==> flow/design.v <==
module cla_adder(input c_in, input [3:0] A, B, output [3:0] Output, output c_out);
wire [3:0] prop,gen,carry;
assign carry[0]=c_in;
assign gen[0]=A[0]&B[0];
assign prop[0]=A[0]|B[0];
assign carry[1]=(carry[0]&prop[0])|gen[0];
assign Output[0]=A[0]^B[0]^carry[0];
assign gen[1]=A[1]&B[1];
assign prop[1]=A[1]|B[1];
assign carry[2]=(carry[1]&prop[1])|gen[1];
assign Output[1]=A[1]^B[1]^carry[1];
assign gen[2]=A[2]&B[2];
assign prop[2]=A[2]|B[2];
assign carry[3]=(carry[2]&prop[2])|gen[2];
assign Output[2]=A[2]^B[2]^carry[2];
assign gen[3]=A[3]&B[3];
assign prop[3]=A[3]|B[3];
assign c_out=(carry[3]&prop[3])|gen[3];
assign Output[3]=A[3]^B[3]^carry[3];
endmodule
module ones_compliment (
    input [7:0] A,  
    output [7:0] Output
   );
assign Output[0]=A[0]^1;
assign Output[1]=A[1]^1;
assign Output[2]=A[2]^1;
assign Output[3]=A[3]^1;
assign Output[4]=A[4]^1;
assign Output[5]=A[5]^1;
assign Output[6]=A[6]^1;
assign Output[7]=A[7]^1;
endmodule
module twos_compliment (
    input [7:0] A,   
    output [7:0] Output  
   );
wire c_out,c_out2;
wire [7:0] temp_value;
ones_compliment COMPLIMENT1(.A(A),.Output(temp_value));
cla_adder ADDER1(.c_in(1'b0), .A(temp_value[3:0]), .B(4'd1), .Output(Output[3:0]), .c_out(c_out));
cla_adder ADDER2(.c_in(1'b0), .A(temp_value[7:4]), .B({3'd0,c_out}), .Output(Output[7:4]), .c_out(c_out2));
endmodule
module ripple_cla( input c_in, input [7:0] A, B, output [7:0] Output, output c_out);
wire temp_c;
wire [7:0] D;
assign D[0]=B[0]^c_in;
assign D[1]=B[1]^c_in;
assign D[2]=B[2]^c_in;
assign D[3]=B[3]^c_in;
assign D[4]=B[4]^c_in;
assign D[5]=B[5]^c_in;
assign D[6]=B[6]^c_in;
assign D[7]=B[7]^c_in;
cla_adder CLA1(.c_in(c_in),.c_out(temp_c),.A(A[3:0]),.B(D[3:0]),.Output(Output[3:0]));
cla_adder CLA2(.c_in(temp_c),.c_out(c_out),.A(A[7:4]),.B(D[7:4]),.Output(Output[7:4]));
endmodule
module ripple_cla16(input c_in, input [15:0] A, B, output [15:0] Output, output c_out);
wire temp1_c,temp2_c,temp3_c;
wire [15:0] D;
assign D[0]=B[0]^c_in;
assign D[1]=B[1]^c_in;
assign D[2]=B[2]^c_in;
assign D[3]=B[3]^c_in;
assign D[4]=B[4]^c_in;
assign D[5]=B[5]^c_in;
assign D[6]=B[6]^c_in;
assign D[7]=B[7]^c_in;
assign D[8]=B[8]^c_in;
assign D[9]=B[9]^c_in;
assign D[10]=B[10]^c_in;
assign D[11]=B[11]^c_in;
assign D[12]=B[12]^c_in;
assign D[13]=B[13]^c_in;
assign D[14]=B[14]^c_in;
assign D[15]=B[15]^c_in;
cla_adder CLA1(.c_in(c_in),.c_out(temp1_c),.A(A[3:0]),.B(D[3:0]),.Output(Output[3:0]));
cla_adder CLA2(.c_in(temp1_c),.c_out(temp2_c),.A(A[7:4]),.B(D[7:4]),.Output(Output[7:4]));
cla_adder CLA3(.c_in(temp2_c),.c_out(temp3_c),.A(A[11:8]),.B(D[11:8]),.Output(Output[11:8]));
cla_adder CLA4(.c_in(temp3_c),.c_out(c_out),.A(A[15:12]),.B(D[15:12]),.Output(Output[15:12]));
endmodule
module booth_multiplier (
	input clk,  
	input en,  
	input [7:0] A,B,
	output [15:0] Output
);
reg [15:0] posA, negA;
reg [7:0] tempB;
wire [7:0] compA;
reg prev;
wire c_out1, c_out2;
wire [15:0] posOutput, negOutput;
reg [15:0] temp_Output;
function [7:0] sign;  
  input [7:0] A;
  input [7:0] B;
  if(A[7]==B[7])
    sign=0;
  else
    sign=1;
endfunction
function [7:0] absolute_value;  
  input [7:0] input_value;
  if(input_value>8'd127)
    absolute_value=9'd256-input_value;
  else
    absolute_value=input_value;
endfunction
assign Output=(sign(A,B)==1)?(17'd65536-temp_Output):temp_Output;
always @(posedge clk)
begin
  if(en==1)
  begin
    if(tempB[0]==1 & prev==0)
      temp_Output<=posOutput;
    else if(tempB[0]==0 & prev==1)
      temp_Output<=negOutput;
    prev<=tempB[0];
    posA<=(posA<<1);  
    negA<=(negA<<1);  
    tempB<=(tempB>>1);  
  end
  else
    begin
      posA<={8'd0,absolute_value(A)};
      negA<={8'b11111111,compA};
      tempB<=absolute_value(B);
      prev<=1'b0;
      temp_Output<=16'd0;
    end
end
twos_compliment COMPLIMENT1(.A(absolute_value(A)), .Output(compA));
ripple_cla16 CLA1(.c_in(1'b0), .A(temp_Output), .B(negA), .Output(posOutput), .c_out(c_out1));
ripple_cla16 CLA2(.c_in(1'b0), .A(temp_Output), .B(posA), .Output(negOutput), .c_out(c_out2));
endmodule
module display_module (
	input clk,  
	input rst,  
  	input [6:0] b1,b2,b3,b4,  
  	output output_o1,output_o2,output_o3,output_o4,
  	output [0:6] output_bcd
);
reg o1,o2,o3,o4;
reg [0:6] bcd;
reg [63:0] display_count; 
reg [63:0] count;  
assign output_o1=o1;
assign output_o2=o2;
assign output_o3=o3;
assign output_o4=o4;
assign output_bcd=bcd;
always @(posedge clk)
begin
	if(rst==1)
		count=0;
	else
		count=display_count+1;
	if(count%256<=60)
	begin
		o1<=1;
		o2<=1;
		o3<=1;
		o4<=0;
		bcd<=b4;
	end
	else if(count%256>60 & count%256<=120)
	begin
		o1<=1;
		o2<=1;
		o3<=0;
		o4<=1;
		bcd<=b3;
	end
	else if(count%256>120 & count%256<=180 )
	begin
		o1<=1;
		o2<=0;
		o3<=1;
		o4<=1;
		bcd<=b2;
	end
	else if(count%256>180 & count%256<=240 )
	begin
		o1<=0;
		o2<=1;
		o3<=1;
		o4<=1;
		bcd<=b1;
	end
	else if(count==240)
	begin
		count=0;
	end
	display_count<=count;
end
endmodule
module alu(input read,write,dig1,dig2,dig3,dig4,rst,clk,rev,exec,sign, output o1,o2,o3,o4, output [0:6] bcd);
localparam RESET=4'd0;
localparam IDLE=4'd1;
localparam ADDRESS=4'd2;
localparam DISPLAY=4'd3;
localparam WRITE=4'd4;
localparam EXECUTE=4'd5;
localparam DEBOUNCER_CONSTANT=32'b0111_1111_1111_1111_1111_1111_1111_1111;
localparam DEBOUNCER_CLOCK=10;
localparam OPERATOR=4'd1;
localparam OPERAND1=4'd2;
localparam OPERAND2=4'd3;
localparam ADD=4'd0;
localparam SUB=4'd1;
localparam MUL=4'd2;
localparam DIV=4'd3;
reg [3:0] state, location_state;  
reg [3:0] location_state_q;
reg [3:0] di1,di2,di3,di4,di5,add1,add2,add4;  
reg [3:0] di1_q,di2_q,di3_q,di4_q,di5_q,add1_q,add2_q,add4_q;
reg [6:0] b1,b2,b3,b4;  
reg [6:0] b1_q,b2_q,b3_q,b4_q;
reg [63:0] main_count; 
reg [63:0] main_count_q;
reg [31:0] debouncer4,debouncer3,debouncer2,debouncer1;  
reg [31:0] debouncer4_q,debouncer3_q,debouncer2_q,debouncer1_q;
reg [7:0] value, address;  
reg [7:0] value_q, address_q;
reg [31:0] temp_register;  
reg [31:0] temp_register_q;
reg mem_we;  
reg [31:0] mem_wdata;  
reg [31:0] memory[0:31];  
reg [7:0] temp_value,temp_display1,temp_display2;  
reg idle,address_read,mul_en;  
reg address_read_q,mul_en_q;
reg sign_1, sign_2; 
reg sign_1_q, sign_2_q;
wire temp_c_sub,temp_c_add;  
wire [7:0] add_output,sub_output;  
wire [15:0] mul_output, div_output;
function [6:0] bcd_number;  
	input reg [3:0] d;
	case (d)
		4'd0:bcd_number=7'b0000001;
		4'd1:bcd_number=7'b1001111;
		4'd2:bcd_number=7'b0010010;
		4'd3:bcd_number=7'b0000110;
		4'd4:bcd_number=7'b1001100;
		4'd5:bcd_number=7'b0100100;
		4'd6:bcd_number=7'b0100000;
		4'd7:bcd_number=7'b0001111;
		4'd8:bcd_number=7'b0000000;
		4'd9:bcd_number=7'b0001100;
		4'd10:bcd_number=7'b0001000;
		4'd11:bcd_number=7'b1100000;
		4'd12:bcd_number=7'b0110001;
		4'd13:bcd_number=7'b1000010;
		4'd14:bcd_number=7'b0110000;
		4'd15:bcd_number=7'b0111000;
		default:bcd_number=7'b1111111;
	endcase
endfunction
function [6:0] bcd_operator;  
	input reg [3:0] d;
	case (d)
		ADD:bcd_operator=7'b0001000;
		SUB:bcd_operator=7'b0100100;
		MUL:bcd_operator=7'b0011000;
		DIV:bcd_operator=7'b1000010;
		default:bcd_operator=7'b1111111;
	endcase
endfunction
function [7:0] absolute_value;  
	input [7:0] input_value;
	if(input_value>8'd127)
		absolute_value=9'd256-input_value;
	else
		absolute_value=input_value;
endfunction
always @(*)
begin
	if (rst==1)
		state=RESET;
	else if(idle==1)
		state=IDLE;
	else if(address_read_q==1 & exec==1)
		state=EXECUTE;
	else if(address_read_q==1 & read==1)
		state=DISPLAY;
	else if (address_read_q==1 & write==1)
		state=WRITE;
	else if (read==1 | write==1 | exec==1)
		state=ADDRESS;
	else
		state=IDLE;
end
always @(posedge clk)
begin
	if(read==1 | write==1 | rst==1 | exec==1)
		idle<=0;
	else
		idle<=1;
end
always @(*)
begin
	mul_en=mul_en_q;address_read=address_read_q;
	location_state=location_state_q;
	address=address_q;value=value_q;
	di1=di1_q;di2=di2_q;di3=di3_q;di4=di4_q;di5=di5_q;add1=add1_q;add2=add2_q;add4=add4_q;
	b1=b1_q;b2=b2_q;b3=b3_q;b4=b4_q;
	main_count=main_count_q;
	debouncer1=debouncer1_q;debouncer2=debouncer2_q;debouncer3=debouncer3_q;debouncer4=debouncer4_q;
	temp_register=temp_register_q;
	sign_1=sign_1_q;sign_2=sign_2_q;
	temp_value=0;temp_display1=0;temp_display2=0;
	mem_we=0;mem_wdata=0;
	case(state)
		RESET:
			begin
				mul_en=0;address_read=0;
				location_state=RESET;
				address=0;value=0;  
				main_count=0;temp_register=0;sign_1=1;sign_2=1;
				debouncer1=0;debouncer2=0;debouncer3=0;debouncer4=0;
				di1=0;di2=0;di3=0;di4=0;di5=0;add1=0;add2=0;add4=0;  
				b4=7'b0110001;	 
				b3=7'b1110001;	 
				b2=7'b0110000;	 
				b1=7'b1101010;	 
			end
		IDLE:
			begin
				mul_en=0;address_read=0;
				location_state=RESET;
				b4=7'b1001111;	 
				b3=7'b1000010;	 
				b2=7'b1110001;	 
				b1=7'b0110000;	 
			end
		ADDRESS:
			begin
				main_count=main_count+1;
				if(main_count==DEBOUNCER_CLOCK)
				begin
					debouncer1=(debouncer1<<1)+dig1;
					debouncer2=(debouncer2<<1)+dig2;
					debouncer4=(debouncer4<<1)+dig4;
					if(debouncer4==DEBOUNCER_CONSTANT)
					begin
						address_read=1;
						address={add2,add1};  
					end
					else
					begin
						if(debouncer1==DEBOUNCER_CONSTANT)
						begin
							if(rev==0) 
								add1=(add1+1)%16;
							else
								add1=(add1-1)%16;
						end
						if(debouncer2==DEBOUNCER_CONSTANT)
						begin
							if(rev==0) 
								add2=(add2+1)%2;
							else
								add2=(add2-1)%2;
						end
					end
					main_count=0;
					b4=7'b0001000;	 
					b3=7'b1000010;	 
					b2=bcd_number(add2);
					b1=bcd_number(add1);
				end
			end
		EXECUTE:
			begin
				temp_register=memory[address_q];
				case(temp_register[3:0])
					ADD:
						begin
							temp_value=absolute_value(add_output);
							if(temp_register[15]==0 & temp_register[23]==0 & add_output[7]==1)
							begin
								b3=7'b1111111; 
								b2=7'b1111111; 
								b1=7'b1100010;  
							end
							else if(temp_register[15]==1 & temp_register[23]==1 & add_output[7]==0)
							begin
								b3=7'b1111111; 
								b2=7'b1111111; 
								b1=7'b1100011;  
							end
							else
							begin
								if(temp_value!=add_output)
									b3=7'b1111110;  
								else
									b3=7'b1111111; 
								b4=7'b1110110;  
								b2=bcd_number(temp_value[7:4]);
								b1=bcd_number(temp_value[3:0]);
							end
						end
					SUB:
						begin
							temp_value=absolute_value(sub_output);
							if(temp_register[15]==0 & temp_register[23]==1 & sub_output[7]==1)
							begin
								b3=7'b1111111; 
								b2=7'b1111111; 
								b1=7'b1100010;  
							end
							else if(temp_register[15]==1 & temp_register[23]==0 & sub_output[7]==0)
							begin
								b3=7'b1111111; 
								b2=7'b1111111; 
								b1=7'b1100011;  
							end
							else
							begin
								if(temp_value!=sub_output)
									b3=7'b1111110;  
								else
									b3=7'b1111111; 
								b4=7'b1110110;  
								b2=bcd_number(temp_value[7:4]);
								b1=bcd_number(temp_value[3:0]);
							end
						end
					MUL:
						begin
							mul_en=1;
							b4=bcd_number(mul_output[15:12]);
							b3=bcd_number(mul_output[11:8]);
							b2=bcd_number(mul_output[7:4]);
							b1=bcd_number(mul_output[3:0]);
						end
					DIV:
						begin
							b2=bcd_number(div_output[7:4]);
							b1=bcd_number(div_output[3:0]);
						end
					default:
						begin
							b4=7'b1110110;  
							b2=7'b1111110;  
							b1=7'b1111110;  
						end
				endcase
			end
		WRITE:
			begin
				main_count=main_count+1;
				if(main_count==DEBOUNCER_CLOCK)
				begin
					debouncer1=(debouncer1<<1)+dig1;
					debouncer2=(debouncer2<<1)+dig2;
					debouncer3=(debouncer3<<1)+dig3;
					debouncer4=(debouncer4<<1)+dig4;
					if(location_state==RESET)
						location_state=OPERATOR;
					if(debouncer4==DEBOUNCER_CONSTANT)
					begin
						location_state=location_state+1;
						if(location_state>=4)
						begin
							if(sign_1==0)
								temp_display1 = 9'd256-{di3,di2};
							else
								temp_display1={di3,di2};
							if(sign_2==0)
								temp_display2 = 9'd256-{di5,di4};
							else
								temp_display2={di5,di4};
							mem_we=1;
							mem_wdata={8'd0,temp_display2,temp_display1,4'd0,di1};
							address_read=0;
							location_state=RESET;
						end
					end
					else
					begin
						if (location_state==OPERATOR)
						begin
							if(debouncer1==DEBOUNCER_CONSTANT)
							begin
								if(rev==0) 
									di1=(di1+1)%4;
								else
									di1=(di1-1)%4;
							end
						end
						else if(location_state==OPERAND1)
						begin
							sign_1=sign;
							if(debouncer1==DEBOUNCER_CONSTANT)
							begin
								if(rev==0) 
									di2=(di2+1)%16;
								else
									di2=(di2-1)%16;
							end
							if(debouncer2==DEBOUNCER_CONSTANT)
							begin
								sign_1=sign;
								if(rev==0) 
									di3=(di3+1)%8;
								else
									di3=(di3-1)%8;
							end
						end
						else if(location_state==OPERAND2)
						begin
							if(debouncer1==DEBOUNCER_CONSTANT)
							begin
								sign_2=sign;
								if(rev==0) 
									di4=(di4+1)%16;
								else
									di4=(di4-1)%16;
							end
							if(debouncer2==DEBOUNCER_CONSTANT)
							begin
								sign_2=sign;
								if(rev==0) 
									di5=(di5+1)%8;
								else
									di5=(di5-1)%8;
							end
						end
					end
					main_count=0;
					if(location_state==OPERATOR)
					begin
						b4=7'b1100010;  
						b3=7'b0011000;  
						b2=7'b1111111; 
						b1=bcd_operator(di1);
					end
					else if (location_state==OPERAND1)
					begin
						b4=7'b1001111;  
						if(sign)
							b3=7'b1111111;  
						else
							b3=7'b1111110;  
						b2=bcd_number(di3);
						b1=bcd_number(di2);
					end
					else if (location_state==OPERAND2)
					begin
						b4=7'b0010010;  
						if(sign)
							b3=7'b1111111;  
						else
							b3=7'b1111110;  
						b2=bcd_number(di5);
						b1=bcd_number(di4);
					end
					else
					begin
						b4=7'b1111110;  
						b3=7'b1111110;  
						b2=7'b1111110;  
						b1=7'b1111110;  
					end
				end
			end
		DISPLAY:
			begin
				main_count=main_count+1;
				if(main_count==DEBOUNCER_CLOCK)
				begin
					debouncer1=(debouncer1<<1)+dig1;
					debouncer2=(debouncer2<<1)+dig2;
					debouncer3=(debouncer3<<1)+dig3;
					debouncer4=(debouncer4<<1)+dig4;
					if(debouncer4==DEBOUNCER_CONSTANT)
					begin
						address_read=0;
						location_state=RESET;
					end
					else
					begin
						if(debouncer1==DEBOUNCER_CONSTANT)
							location_state=OPERATOR;
						if(debouncer2==DEBOUNCER_CONSTANT)
							location_state=OPERAND1;
						if(debouncer3==DEBOUNCER_CONSTANT)
							location_state=OPERAND2;
					end
					main_count=0;
					temp_register=memory[address_q];
					if(location_state==OPERATOR)
					begin
						b4=7'b1100010;  
						b3=7'b0011000;  
						b2=7'b1111111; 
						b1=bcd_operator(temp_register[3:0]);
					end
					else if (location_state==OPERAND1)
					begin
						temp_value=absolute_value(temp_register[15:8]);
						b4=7'b1001111;  
						if(temp_value!=temp_register[15:8])
							b3=7'b1111110;  
						else
							b3=7'b1111111; 
						b2=bcd_number(temp_value[7:4]);
						b1=bcd_number(temp_value[3:0]);
					end
					else if (location_state==OPERAND2)
					begin
						temp_value=absolute_value(temp_register[23:16]);
						b4=7'b0010010;  
						if(temp_value!=temp_register[23:16])
							b3=7'b1111110;  
						else
							b3=7'b1111111; 
						b2=bcd_number(temp_value[7:4]);
						b1=bcd_number(temp_value[3:0]);
					end
					else
					begin
						b4=7'b1000010;	 
						b3=7'b1001111;	 
						b2=7'b0100100;	 
						b1=7'b0011000;	 
					end
				end
			end
	endcase
end
always @(posedge clk)
begin
	mul_en_q<=mul_en;address_read_q<=address_read;
	location_state_q<=location_state;
	address_q<=address;value_q<=value;
	di1_q<=di1;di2_q<=di2;di3_q<=di3;di4_q<=di4;di5_q<=di5;add1_q<=add1;add2_q<=add2;add4_q<=add4;
	b1_q<=b1;b2_q<=b2;b3_q<=b3;b4_q<=b4;
	main_count_q<=main_count;
	debouncer1_q<=debouncer1;debouncer2_q<=debouncer2;debouncer3_q<=debouncer3;debouncer4_q<=debouncer4;
	temp_register_q<=temp_register;
	sign_1_q<=sign_1;sign_2_q<=sign_2;
	if(mem_we)
		memory[address_q]<=mem_wdata;
end
assign div_output=16'd0;
ripple_cla RIPPLE_CLA1(.c_in(1'b0), .c_out(temp_c_add), .A(temp_register_q[15:8]), .B(temp_register_q[23:16]), .Output(add_output));
ripple_cla RIPPLE_CLA2(.c_in(1'b1), .c_out(temp_c_sub), .A(temp_register_q[15:8]), .B(temp_register_q[23:16]), .Output(sub_output));
booth_multiplier BOOTH(.clk(clk), .A(temp_register_q[15:8]), .B(temp_register_q[23:16]), .en(mul_en_q), .Output(mul_output));
display_module DISPLAY1(.clk(clk), .rst(rst), .b1(b1_q), .b2(b2_q), .b3(b3_q), .b4(b4_q), .output_bcd(bcd), .output_o1(o1), .output_o2(o2), .output_o3(o3), .output_o4(o4));
endmodule
# Tool chain data of alu
# Module alu before and after one edit of its RTL, step after step.
# "before" refers to lines of the RTL above, "after" to lines of the edited file.
# "diff" is "after" less "before", of the values as shown.
# Cell names lack the library's common part.
# Not given: n/a
[inputs] top_module="alu" clock="clk" cell_library="sky130hd" pvt_corner="tt_025C_1v80"

# Diff
# Unified diff, file above to edited file.
# The edit is scripted: it alters the design's behaviour and was not made to optimise anything.
# begin of diff
@@ -196,5 +196,9 @@
 end
 endmodule
-module alu(input read,write,dig1,dig2,dig3,dig4,rst,clk,rev,exec,sign, output o1,o2,o3,o4, output [0:6] bcd);
+module alu(input read,write,dig1,dig2,dig3,dig4,rst,clk,rev,exec,sign, output o1,o2,o3_o,o4, output [0:6] bcd);
+wire o3;
+reg o3_r;
+always @(posedge clk) o3_r <= o3;
+assign o3_o = o3_r;
 localparam RESET=4'd0;
 localparam IDLE=4'd1;
# end of diff

# Word level
# Source: Yosys, flattened and elaborated, memories not mapped. Widths are those after wreduce. Print and check cells do not count.
# Yosys's memory passes give these memory sizes; they may raise the number of words (mostly to a power of two), join words into wider ones and drop unused or constant bits.
[classes] element="muxes" before=243 after=243 diff=0
[classes] element="n_logic" before=312 after=312 diff=0
[classes] element="compare" before=14 after=14 diff=0
[classes] element="add_sub_neg" before=30 after=30 diff=0
[classes] element="reduce_logical" before=36 after=36 diff=0
[classes] element="equal" before=54 after=54 diff=0
[op_table] operator="1-bit AND" before=105 after=105 diff=0
[op_table] operator="1-bit bitwise XOR" before=98 after=98 diff=0
[op_table] operator="1-bit OR" before=86 after=86 diff=0
[op_table] operator="4-bit two-way mux" before=64 after=64 diff=0
[op_table] operator="7-bit two-way mux" before=51 after=51 diff=0
[op_table] operator="1-bit two-way mux" before=41 after=41 diff=0
[op_table] operator="8-bit two-way mux" before=23 after=23 diff=0
[op_table] operator="1-bit inverter" before=23 after=23 diff=0
[op_table] operator="2-bit inequality test (second input constant)" before=14 after=14 diff=0
[op_table] operator="4-bit by 2-bit equality test with 1-bit output (second input constant)" before=12 after=12 diff=0
[op_table] operator="1-bit by 8-bit subtractor with 8-bit output (first input constant)" before=8 after=8 diff=0
[op_table] operator="8-bit by 7-bit greater-than comparator with 1-bit output (second input constant)" before=7 after=7 diff=0
[op_table] operator="3-bit two-way mux" before=7 after=7 diff=0
[op_table] operator="64-bit two-way mux" before=7 after=7 diff=0
[op_table] operator="4-bit parallel mux with 2-bit select" before=7 after=7 diff=0
[op_table] operator="4-bit by 1-bit equality test with 1-bit output (second input constant)" before=6 after=6 diff=0
[op_table] operator="2-bit AND reduction" before=6 after=6 diff=0
[op_table] operator="24-bit two-way mux" before=5 after=5 diff=0
[op_table] operator="3-bit inequality test (second input constant)" before=5 after=5 diff=0
[op_table] operator="7-bit parallel mux with 4-bit select" before=5 after=5 diff=0
[op_table] operator="2-bit nonzero test" before=5 after=5 diff=0
[op_table] operator="32-bit by 1-bit adder with 32-bit output" before=4 after=4 diff=0
[op_table] operator="4-bit by 1-bit adder with 4-bit output (second input constant)" before=4 after=4 diff=0
[op_table] operator="32-bit by 31-bit equality test with 1-bit output (second input constant)" before=4 after=4 diff=0
[op_table] operator="4-bit logical NOT" before=4 after=4 diff=0
[op_table] operator="31-bit two-way mux" before=4 after=4 diff=0
[op_table] operator="5-bit two-way mux" before=4 after=4 diff=0
[op_table] operator="8-bit inequality test" before=4 after=4 diff=0
# Not every row of either side is listed.
[bits] element="out_inout_bits" before=11 after=11 diff=0
[bits] element="clocked_rd_ports_x_width" before=32 after=32 diff=0
[bits] element="rom_bits" before=2240 after=2240 diff=0
[bits] element="wordCells" before=749 after=750 diff=1
[bits] element="memories" before=21 after=21 diff=0
[bits] element="ram_bits" before=1024 after=1024 diff=0
[bits] element="register_bits" before=413 after=414 diff=1
[bits] element="inputBits" before=11 after=11 diff=0
[memory_table] element="memory_list" before="memory 32x32 r1 w1; 16x7 r1 w0; 16x7 r1 w0; 16x7 r1 w0; 16x7 r1 w0; 16x7 r1 w0; (+15)" after="memory 32x32 r1 w1; 16x7 r1 w0; 16x7 r1 w0; 16x7 r1 w0; 16x7 r1 w0; 16x7 r1 w0; (+15)"
# A list marked (+n) leaves out that many cells.

# Logic depth
# Yosys ltp: most cells in a row. Word level: on the elaborated netlist, between registers, memories and ports. Mapped: between sequential cells and ports; inverters and the memories' decode and read muxes count.
[logic_depth] element="depth_word" before=32 after=32 diff=0
[logic_depth] element="abc_area" before="0" after="0"
[logic_depth] element="mapped_depth" before=25 after=27 diff=2
[logic_depth] element="mapped_depth_nobuf" before=24 after=27 diff=3

# Mapped cells and area
# Source: synth_stat.txt of the flow (Yosys; design flattened, memories mapped). It holds for the ABC_AREA given above (unset counts as 0); a run with the other value may have another netlist.
[mapped] element="ffs" before=994 after=995 diff=1
[mapped] element="seq_area_mm2" before=0.0291079 after=0.0291279 diff=0.0000200
[mapped] element="mapped_area_mm2" before=0.0496614 after=0.0504909 diff=0.0008295
[mapped] element="buffers" before=200 after=217 diff=17
[mapped] element="stdcells" before=3756 after=4051 diff=295
[types] cell_type="mux2i_1" before=106 after=273 diff=167
[types] cell_type="mux4_2" before=155 after=50 diff=-105
[types] cell_type="a22oi_1" before=16 after=108 diff=92
[types] cell_type="nor3_1" before=78 after=135 diff=57
[types] cell_type="nand3_1" before=100 after=149 diff=49
[types] cell_type="nor2b_1" before=54 after=26 diff=-28
[types] cell_type="nor2_1" before=268 after=294 diff=26
[types] cell_type="and4_1" before=28 after=7 diff=-21
[types] cell_type="and2_1" before=149 after=169 diff=20
[types] cell_type="clkbuf_1" before=137 after=117 diff=-20
[types] cell_type="buf_2" before=39 after=59 diff=20
[types] cell_type="and3_1" before=55 after=38 diff=-17
[types] cell_type="xnor2_1" before=114 after=129 diff=15
[types] cell_type="o31ai_1" before=26 after=12 diff=-14
[types] cell_type="o21a_1" before=17 after=7 diff=-10
[types] cell_type="buf_4" before=5 after=15 diff=10
[types] cell_type="a31oi_1" before=50 after=41 diff=-9
[types] cell_type="o22ai_1" before=32 after=23 diff=-9
# Not every row of either side is listed.
# By module: a second synthesis without flattening, with its own total; a netlist apart from the flattened one above.
[hier_totals] element="hier_cells" before=3993 after=4149 diff=156
[hier_totals] element="hier_area_mm2" before=0.05078 after=0.0507875 diff=0.0000075
# Rows give one instance, submodules left out.
[modules_before] module="alu" mod_area_mm2=0.0449143 n_cells=3339 instances=1 mod_seq_area_mm2=0.0275364
[modules_before] module="booth_multiplier" mod_area_mm2=0.0025762 n_cells=269 instances=1 mod_seq_area_mm2=0.0011411
[modules_before] module="cla_adder" mod_area_mm2=0.0001176 n_cells=14 instances=14 mod_seq_area_mm2=0
[modules_before] module="display_module" mod_area_mm2=0.0010998 n_cells=125 instances=1 mod_seq_area_mm2=0.0004504
[modules_before] module="ripple_cla16" mod_area_mm2=0.0001714 n_cells=18 instances=2 mod_seq_area_mm2=0
[modules_before] module="ripple_cla" mod_area_mm2=0.0000813 n_cells=9 instances=2 mod_seq_area_mm2=0
[modules_before] module="ones_compliment" mod_area_mm2=0.00003 n_cells=8 instances=1 mod_seq_area_mm2=0
[modules_before] module="twos_compliment" mod_area_mm2=0.0000075 n_cells=2 instances=1 mod_seq_area_mm2=0
[modules_after] module="alu" mod_area_mm2=0.0449181 n_cells=3495 instances=1 mod_seq_area_mm2=0.0275564
[modules_after] module="booth_multiplier" mod_area_mm2=0.0025762 n_cells=269 instances=1 mod_seq_area_mm2=0.0011411
[modules_after] module="cla_adder" mod_area_mm2=0.0001176 n_cells=14 instances=14 mod_seq_area_mm2=0
[modules_after] module="display_module" mod_area_mm2=0.0011036 n_cells=125 instances=1 mod_seq_area_mm2=0.0004504
[modules_after] module="ripple_cla16" mod_area_mm2=0.0001714 n_cells=18 instances=2 mod_seq_area_mm2=0
[modules_after] module="ripple_cla" mod_area_mm2=0.0000813 n_cells=9 instances=2 mod_seq_area_mm2=0
[modules_after] module="ones_compliment" mod_area_mm2=0.00003 n_cells=8 instances=1 mod_seq_area_mm2=0
[modules_after] module="twos_compliment" mod_area_mm2=0.0000075 n_cells=2 instances=1 mod_seq_area_mm2=0

# Timing after synthesis
# Source: OpenSTA report_checks on the synthesized netlist (no wires, ideal clock, input and output delay 20% of the period each), path of least setup slack; recovery checks are left aside. Register names are those of the netlist, which keeps one name where synthesis merged equal registers.
[synth_path] element="kind" before="reg-to-reg" after="reg-to-reg"
[synth_path] element="startpoint" before="register BOOTH.temp_Output[0]" after="register BOOTH.temp_Output[0]"
[synth_path] element="endpoint" before="register BOOTH.temp_Output[15]" after="register BOOTH.temp_Output[15]"
[synth_path] element="setup_slack_ps" before=2464 after=2464 diff=0
[synth_path] element="stages" before=21 after=21 diff=0
[synth_path] element="required_time_ps" before=9885 after=9885 diff=0
[synth_path] element="setup_ps" before=115 after=115 diff=0
[synth_path] element="period_ps" before=10000 after=10000 diff=0
[synth_path] element="arrival_time_ps" before=7421 after=7421 diff=0
[synth_path] element="launch_ps" before=0 after=0 diff=0
[synth_path] element="path_delay_ps" before=7536 after=7536 diff=0
[synth_path] element="n_path_buf" before=0 after=0 diff=0
[synth_path] element="period_less_setup_slack_ps" before=7536 after=7536 diff=0
# "path_delay_ps" = arrival - input delay + setup time.
# "stages": output pins that drive a net of the path, with the launching flip-flop's if there is one; two outputs of one cell count as two.
# "period_less_setup_slack_ps" = period - worst setup slack (recovery checks aside). The figure is calculated, with input and output delays left at 20% of the set period.
# The rows between start and end are the longest chain of elaborated cells between them; the timing report does not say that the signal goes this way. Where chains are equally long, one stands for them.
# A line is the first line of the expression or statement that the cell stems from. Yosys adds cells for indexed reads and writes and turns some case tables into memories.
# At most two assigning lines are given for a register; there are more.
[synth_between_before] cell_sequence="dfxtp_1 ha_1 maj3_1 fa_1 fa_1 fa_1 fa_1 fa_1 fa_1 fa_1 fa_1 fa_1 fa_1 fa_1 fa_1 fa_1 xor2_1 nor2_1 a211oi_1 xor2_1 and2_1" elab_chain_len=32 cells_between=61 cone_lines=8 cone_classes="mux: 2; logic: 59"
[synth_lines_before] element="start, declared" line_no=94 source="reg [15:0] temp_Output;"
[synth_lines_before] element="start, assigned" line_no=116 source="temp_Output<=posOutput;"
[synth_lines_before] element="start, assigned" line_no=118 source="temp_Output<=negOutput;"
[synth_lines_before] element="1-bit AND" line_no=4 source="assign gen[0]=A[0]&B[0];"
[synth_lines_before] element="1-bit AND" line_no=10 source="assign carry[2]=(carry[1]&prop[1])|gen[1];"
[synth_lines_before] element="1-bit OR" line_no=10
[synth_lines_before] element="1-bit AND" line_no=14 source="assign carry[3]=(carry[2]&prop[2])|gen[2];"
[synth_lines_before] element="1-bit OR" line_no=14
[synth_lines_before] element="1-bit AND" line_no=18 source="assign c_out=(carry[3]&prop[3])|gen[3];"
[synth_lines_before] element="1-bit OR" line_no=18
[synth_lines_before] element="(+18 left out)"
[synth_lines_before] element="1-bit AND" line_no=10
[synth_lines_before] element="1-bit OR" line_no=10
[synth_lines_before] element="1-bit AND" line_no=14
[synth_lines_before] element="1-bit OR" line_no=14
[synth_lines_before] element="1-bit bitwise XOR" line_no=19 source="assign Output[3]=A[3]^B[3]^carry[3];"
[synth_lines_before] element="16-bit two-way mux" line_no=117 source="else if(tempB[0]==0 & prev==1)"
[synth_lines_before] element="16-bit two-way mux" line_no=115 source="if(tempB[0]==1 & prev==0)"
[synth_lines_before] element="end, assigned" line_no=116
[synth_lines_before] element="end, assigned" line_no=118
[synth_lines_before] element="end, declared" line_no=94
[synth_between_after] cell_sequence="dfxtp_1 ha_1 maj3_1 fa_1 fa_1 fa_1 fa_1 fa_1 fa_1 fa_1 fa_1 fa_1 fa_1 fa_1 fa_1 fa_1 xor2_1 nor2_1 a211oi_1 xor2_1 and2_1" elab_chain_len=32 cells_between=61 cone_lines=8 cone_classes="mux: 2; logic: 59"
[synth_lines_after] element="start, declared" line_no=94 source="reg [15:0] temp_Output;"
[synth_lines_after] element="start, assigned" line_no=116 source="temp_Output<=posOutput;"
[synth_lines_after] element="start, assigned" line_no=118 source="temp_Output<=negOutput;"
[synth_lines_after] element="1-bit AND" line_no=4 source="assign gen[0]=A[0]&B[0];"
[synth_lines_after] element="1-bit AND" line_no=10 source="assign carry[2]=(carry[1]&prop[1])|gen[1];"
[synth_lines_after] element="1-bit OR" line_no=10
[synth_lines_after] element="1-bit AND" line_no=14 source="assign carry[3]=(carry[2]&prop[2])|gen[2];"
[synth_lines_after] element="1-bit OR" line_no=14
[synth_lines_after] element="1-bit AND" line_no=18 source="assign c_out=(carry[3]&prop[3])|gen[3];"
[synth_lines_after] element="1-bit OR" line_no=18
[synth_lines_after] element="(+18 left out)"
[synth_lines_after] element="1-bit AND" line_no=10
[synth_lines_after] element="1-bit OR" line_no=10
[synth_lines_after] element="1-bit AND" line_no=14
[synth_lines_after] element="1-bit OR" line_no=14
[synth_lines_after] element="1-bit bitwise XOR" line_no=19 source="assign Output[3]=A[3]^B[3]^carry[3];"
[synth_lines_after] element="16-bit two-way mux" line_no=117 source="else if(tempB[0]==0 & prev==1)"
[synth_lines_after] element="16-bit two-way mux" line_no=115 source="if(tempB[0]==1 & prev==0)"
[synth_lines_after] element="end, assigned" line_no=116
[synth_lines_after] element="end, assigned" line_no=118
[synth_lines_after] element="end, declared" line_no=94

# Timing after layout
# From the final timing report of the runs of set A: the path of least setup slack in the routed layout; clock arrival at registers is part of the times.
# The path's times are printed in steps of 10 ps; the period is the one set.
[layout_path] element="kind" before="reg-to-reg" after="reg-to-reg"
[layout_path] element="startpoint" before="register BOOTH.temp_Output[0]" after="register BOOTH.temp_Output[0]"
[layout_path] element="endpoint" before="register BOOTH.temp_Output[15]" after="register BOOTH.temp_Output[15]"
[layout_path] element="period_ps" before=10000 after=10000 diff=0
[layout_path] element="launch_ps" before=670 after=660 diff=-10
[layout_path] element="setup_slack_ps" before=2010 after=2040 diff=30
[layout_path] element="setup_ps" before=100 after=100 diff=0
[layout_path] element="stages" before=21 after=21 diff=0
[layout_path] element="n_path_buf" before=0 after=0 diff=0
[layout_path] element="required_time_ps" before=10570 after=10570 diff=0
[layout_path] element="arrival_time_ps" before=8560 after=8530 diff=-30
# The rows between start and end are the longest chain of elaborated cells between them; the timing report does not say that the signal goes this way. Where chains are equally long, one stands for them.
# At most two assigning lines are given for a register; there are more.
[layout_between_before] cell_sequence="dfxtp_1 ha_1 maj3_1 fa_1 fa_1 fa_1 fa_1 fa_1 fa_1 fa_1 fa_1 fa_1 fa_1 fa_1 fa_1 fa_1 xor2_1 nor2_1 a211oi_1 xor2_1 and2_1" elab_chain_len=32 cells_between=61 cone_lines=8 cone_classes="mux: 2; logic: 59"
[layout_lines_before] element="start, declared" line_no=94 source="reg [15:0] temp_Output;"
[layout_lines_before] element="start, assigned" line_no=116 source="temp_Output<=posOutput;"
[layout_lines_before] element="start, assigned" line_no=118 source="temp_Output<=negOutput;"
[layout_lines_before] element="1-bit AND" line_no=4 source="assign gen[0]=A[0]&B[0];"
[layout_lines_before] element="1-bit AND" line_no=10 source="assign carry[2]=(carry[1]&prop[1])|gen[1];"
[layout_lines_before] element="1-bit OR" line_no=10
[layout_lines_before] element="1-bit AND" line_no=14 source="assign carry[3]=(carry[2]&prop[2])|gen[2];"
[layout_lines_before] element="1-bit OR" line_no=14
[layout_lines_before] element="1-bit AND" line_no=18 source="assign c_out=(carry[3]&prop[3])|gen[3];"
[layout_lines_before] element="1-bit OR" line_no=18
[layout_lines_before] element="(+18 left out)"
[layout_lines_before] element="1-bit AND" line_no=10
[layout_lines_before] element="1-bit OR" line_no=10
[layout_lines_before] element="1-bit AND" line_no=14
[layout_lines_before] element="1-bit OR" line_no=14
[layout_lines_before] element="1-bit bitwise XOR" line_no=19 source="assign Output[3]=A[3]^B[3]^carry[3];"
[layout_lines_before] element="16-bit two-way mux" line_no=117 source="else if(tempB[0]==0 & prev==1)"
[layout_lines_before] element="16-bit two-way mux" line_no=115 source="if(tempB[0]==1 & prev==0)"
[layout_lines_before] element="end, assigned" line_no=116
[layout_lines_before] element="end, assigned" line_no=118
[layout_lines_before] element="end, declared" line_no=94
[layout_between_after] cell_sequence="dfxtp_1 ha_1 maj3_1 fa_1 fa_1 fa_1 fa_1 fa_1 fa_1 fa_1 fa_1 fa_1 fa_1 fa_1 fa_1 fa_1 xor2_1 nor2_1 a211oi_1 xor2_1 and2_1" elab_chain_len=32 cells_between=61 cone_lines=8 cone_classes="mux: 2; logic: 59"
[layout_lines_after] element="start, declared" line_no=94 source="reg [15:0] temp_Output;"
[layout_lines_after] element="start, assigned" line_no=116 source="temp_Output<=posOutput;"
[layout_lines_after] element="start, assigned" line_no=118 source="temp_Output<=negOutput;"
[layout_lines_after] element="1-bit AND" line_no=4 source="assign gen[0]=A[0]&B[0];"
[layout_lines_after] element="1-bit AND" line_no=10 source="assign carry[2]=(carry[1]&prop[1])|gen[1];"
[layout_lines_after] element="1-bit OR" line_no=10
[layout_lines_after] element="1-bit AND" line_no=14 source="assign carry[3]=(carry[2]&prop[2])|gen[2];"
[layout_lines_after] element="1-bit OR" line_no=14
[layout_lines_after] element="1-bit AND" line_no=18 source="assign c_out=(carry[3]&prop[3])|gen[3];"
[layout_lines_after] element="1-bit OR" line_no=18
[layout_lines_after] element="(+18 left out)"
[layout_lines_after] element="1-bit AND" line_no=10
[layout_lines_after] element="1-bit OR" line_no=10
[layout_lines_after] element="1-bit AND" line_no=14
[layout_lines_after] element="1-bit OR" line_no=14
[layout_lines_after] element="1-bit bitwise XOR" line_no=19 source="assign Output[3]=A[3]^B[3]^carry[3];"
[layout_lines_after] element="16-bit two-way mux" line_no=117 source="else if(tempB[0]==0 & prev==1)"
[layout_lines_after] element="16-bit two-way mux" line_no=115 source="if(tempB[0]==1 & prev==0)"
[layout_lines_after] element="end, assigned" line_no=116
[layout_lines_after] element="end, assigned" line_no=118
[layout_lines_after] element="end, declared" line_no=94

# Layout results
# Both versions went through the flow (Yosys, OpenROAD) with the same settings in each pair. Constraints: input delay and output delay 20% of the set period each, output load 0.01 pF.
[settings_set_A] CORE_UTILIZATION=45 period_ns=10.0 CAP_MARGIN=20 CORE_MARGIN=2 SLEW_MARGIN=20
[results_set_A] element="die_area_mm2" before=0.11303 after=0.114897 diff=0.001867
[results_set_A] element="setupTns_ps" before=0 after=0 diff=0
[results_set_A] element="achieved_clock_period_ps" before=7987 after=7959 diff=-28
[results_set_A] element="totalPower_uw" before=10358 after=10796 diff=438
[results_set_A] element="synthesis_area_mm2" before=0.0496614 after=0.0504909 diff=0.0008295
[results_set_A] element="fin_ws_ps" before=2013 after=2041 diff=28
[results_set_A] element="finalUtil_pct" before=50.4 after=50.6 diff=0.2
[results_set_A] element="final_hold_ws_ps" before=427 after=353 diff=-74
[settings_set_B] CELL_PAD_IN_SITES_GLOBAL_PLACEMENT=2 CORE_MARGIN=3 CORE_UTILIZATION=20 CTS_CLUSTER_DIAMETER=308 MAX_ROUTING_LAYER="met5" PLACE_DENSITY=0.75 SETUP_SLACK_MARGIN=1.11 SLEW_MARGIN=25 period_ns=4.99 CAP_MARGIN=20
[results_set_B] element="die_area_mm2" before=0.254324 after=0.258521 diff=0.004197
[results_set_B] element="setupTns_ps" before=-4755 after=-4518 diff=237
[results_set_B] element="achieved_clock_period_ps" before=6429 after=6439 diff=10
[results_set_B] element="totalPower_uw" before=22791 after=23374 diff=583
[results_set_B] element="synthesis_area_mm2" before=0.0496614 after=0.0504909 diff=0.0008295
[results_set_B] element="fin_ws_ps" before=-1439 after=-1449 diff=-10
[results_set_B] element="finalUtil_pct" before=26.5 after=26.4 diff=-0.1
[results_set_B] element="final_hold_ws_ps" before=429 after=348 diff=-81
# "achieved_clock_period_ps" = clock period - worst setup slack. The figure is calculated, with input and output delays left at 20% of the set period.
# "totalPower_uw" rests on the timing tool's default activity at the inputs, not on a simulated workload.
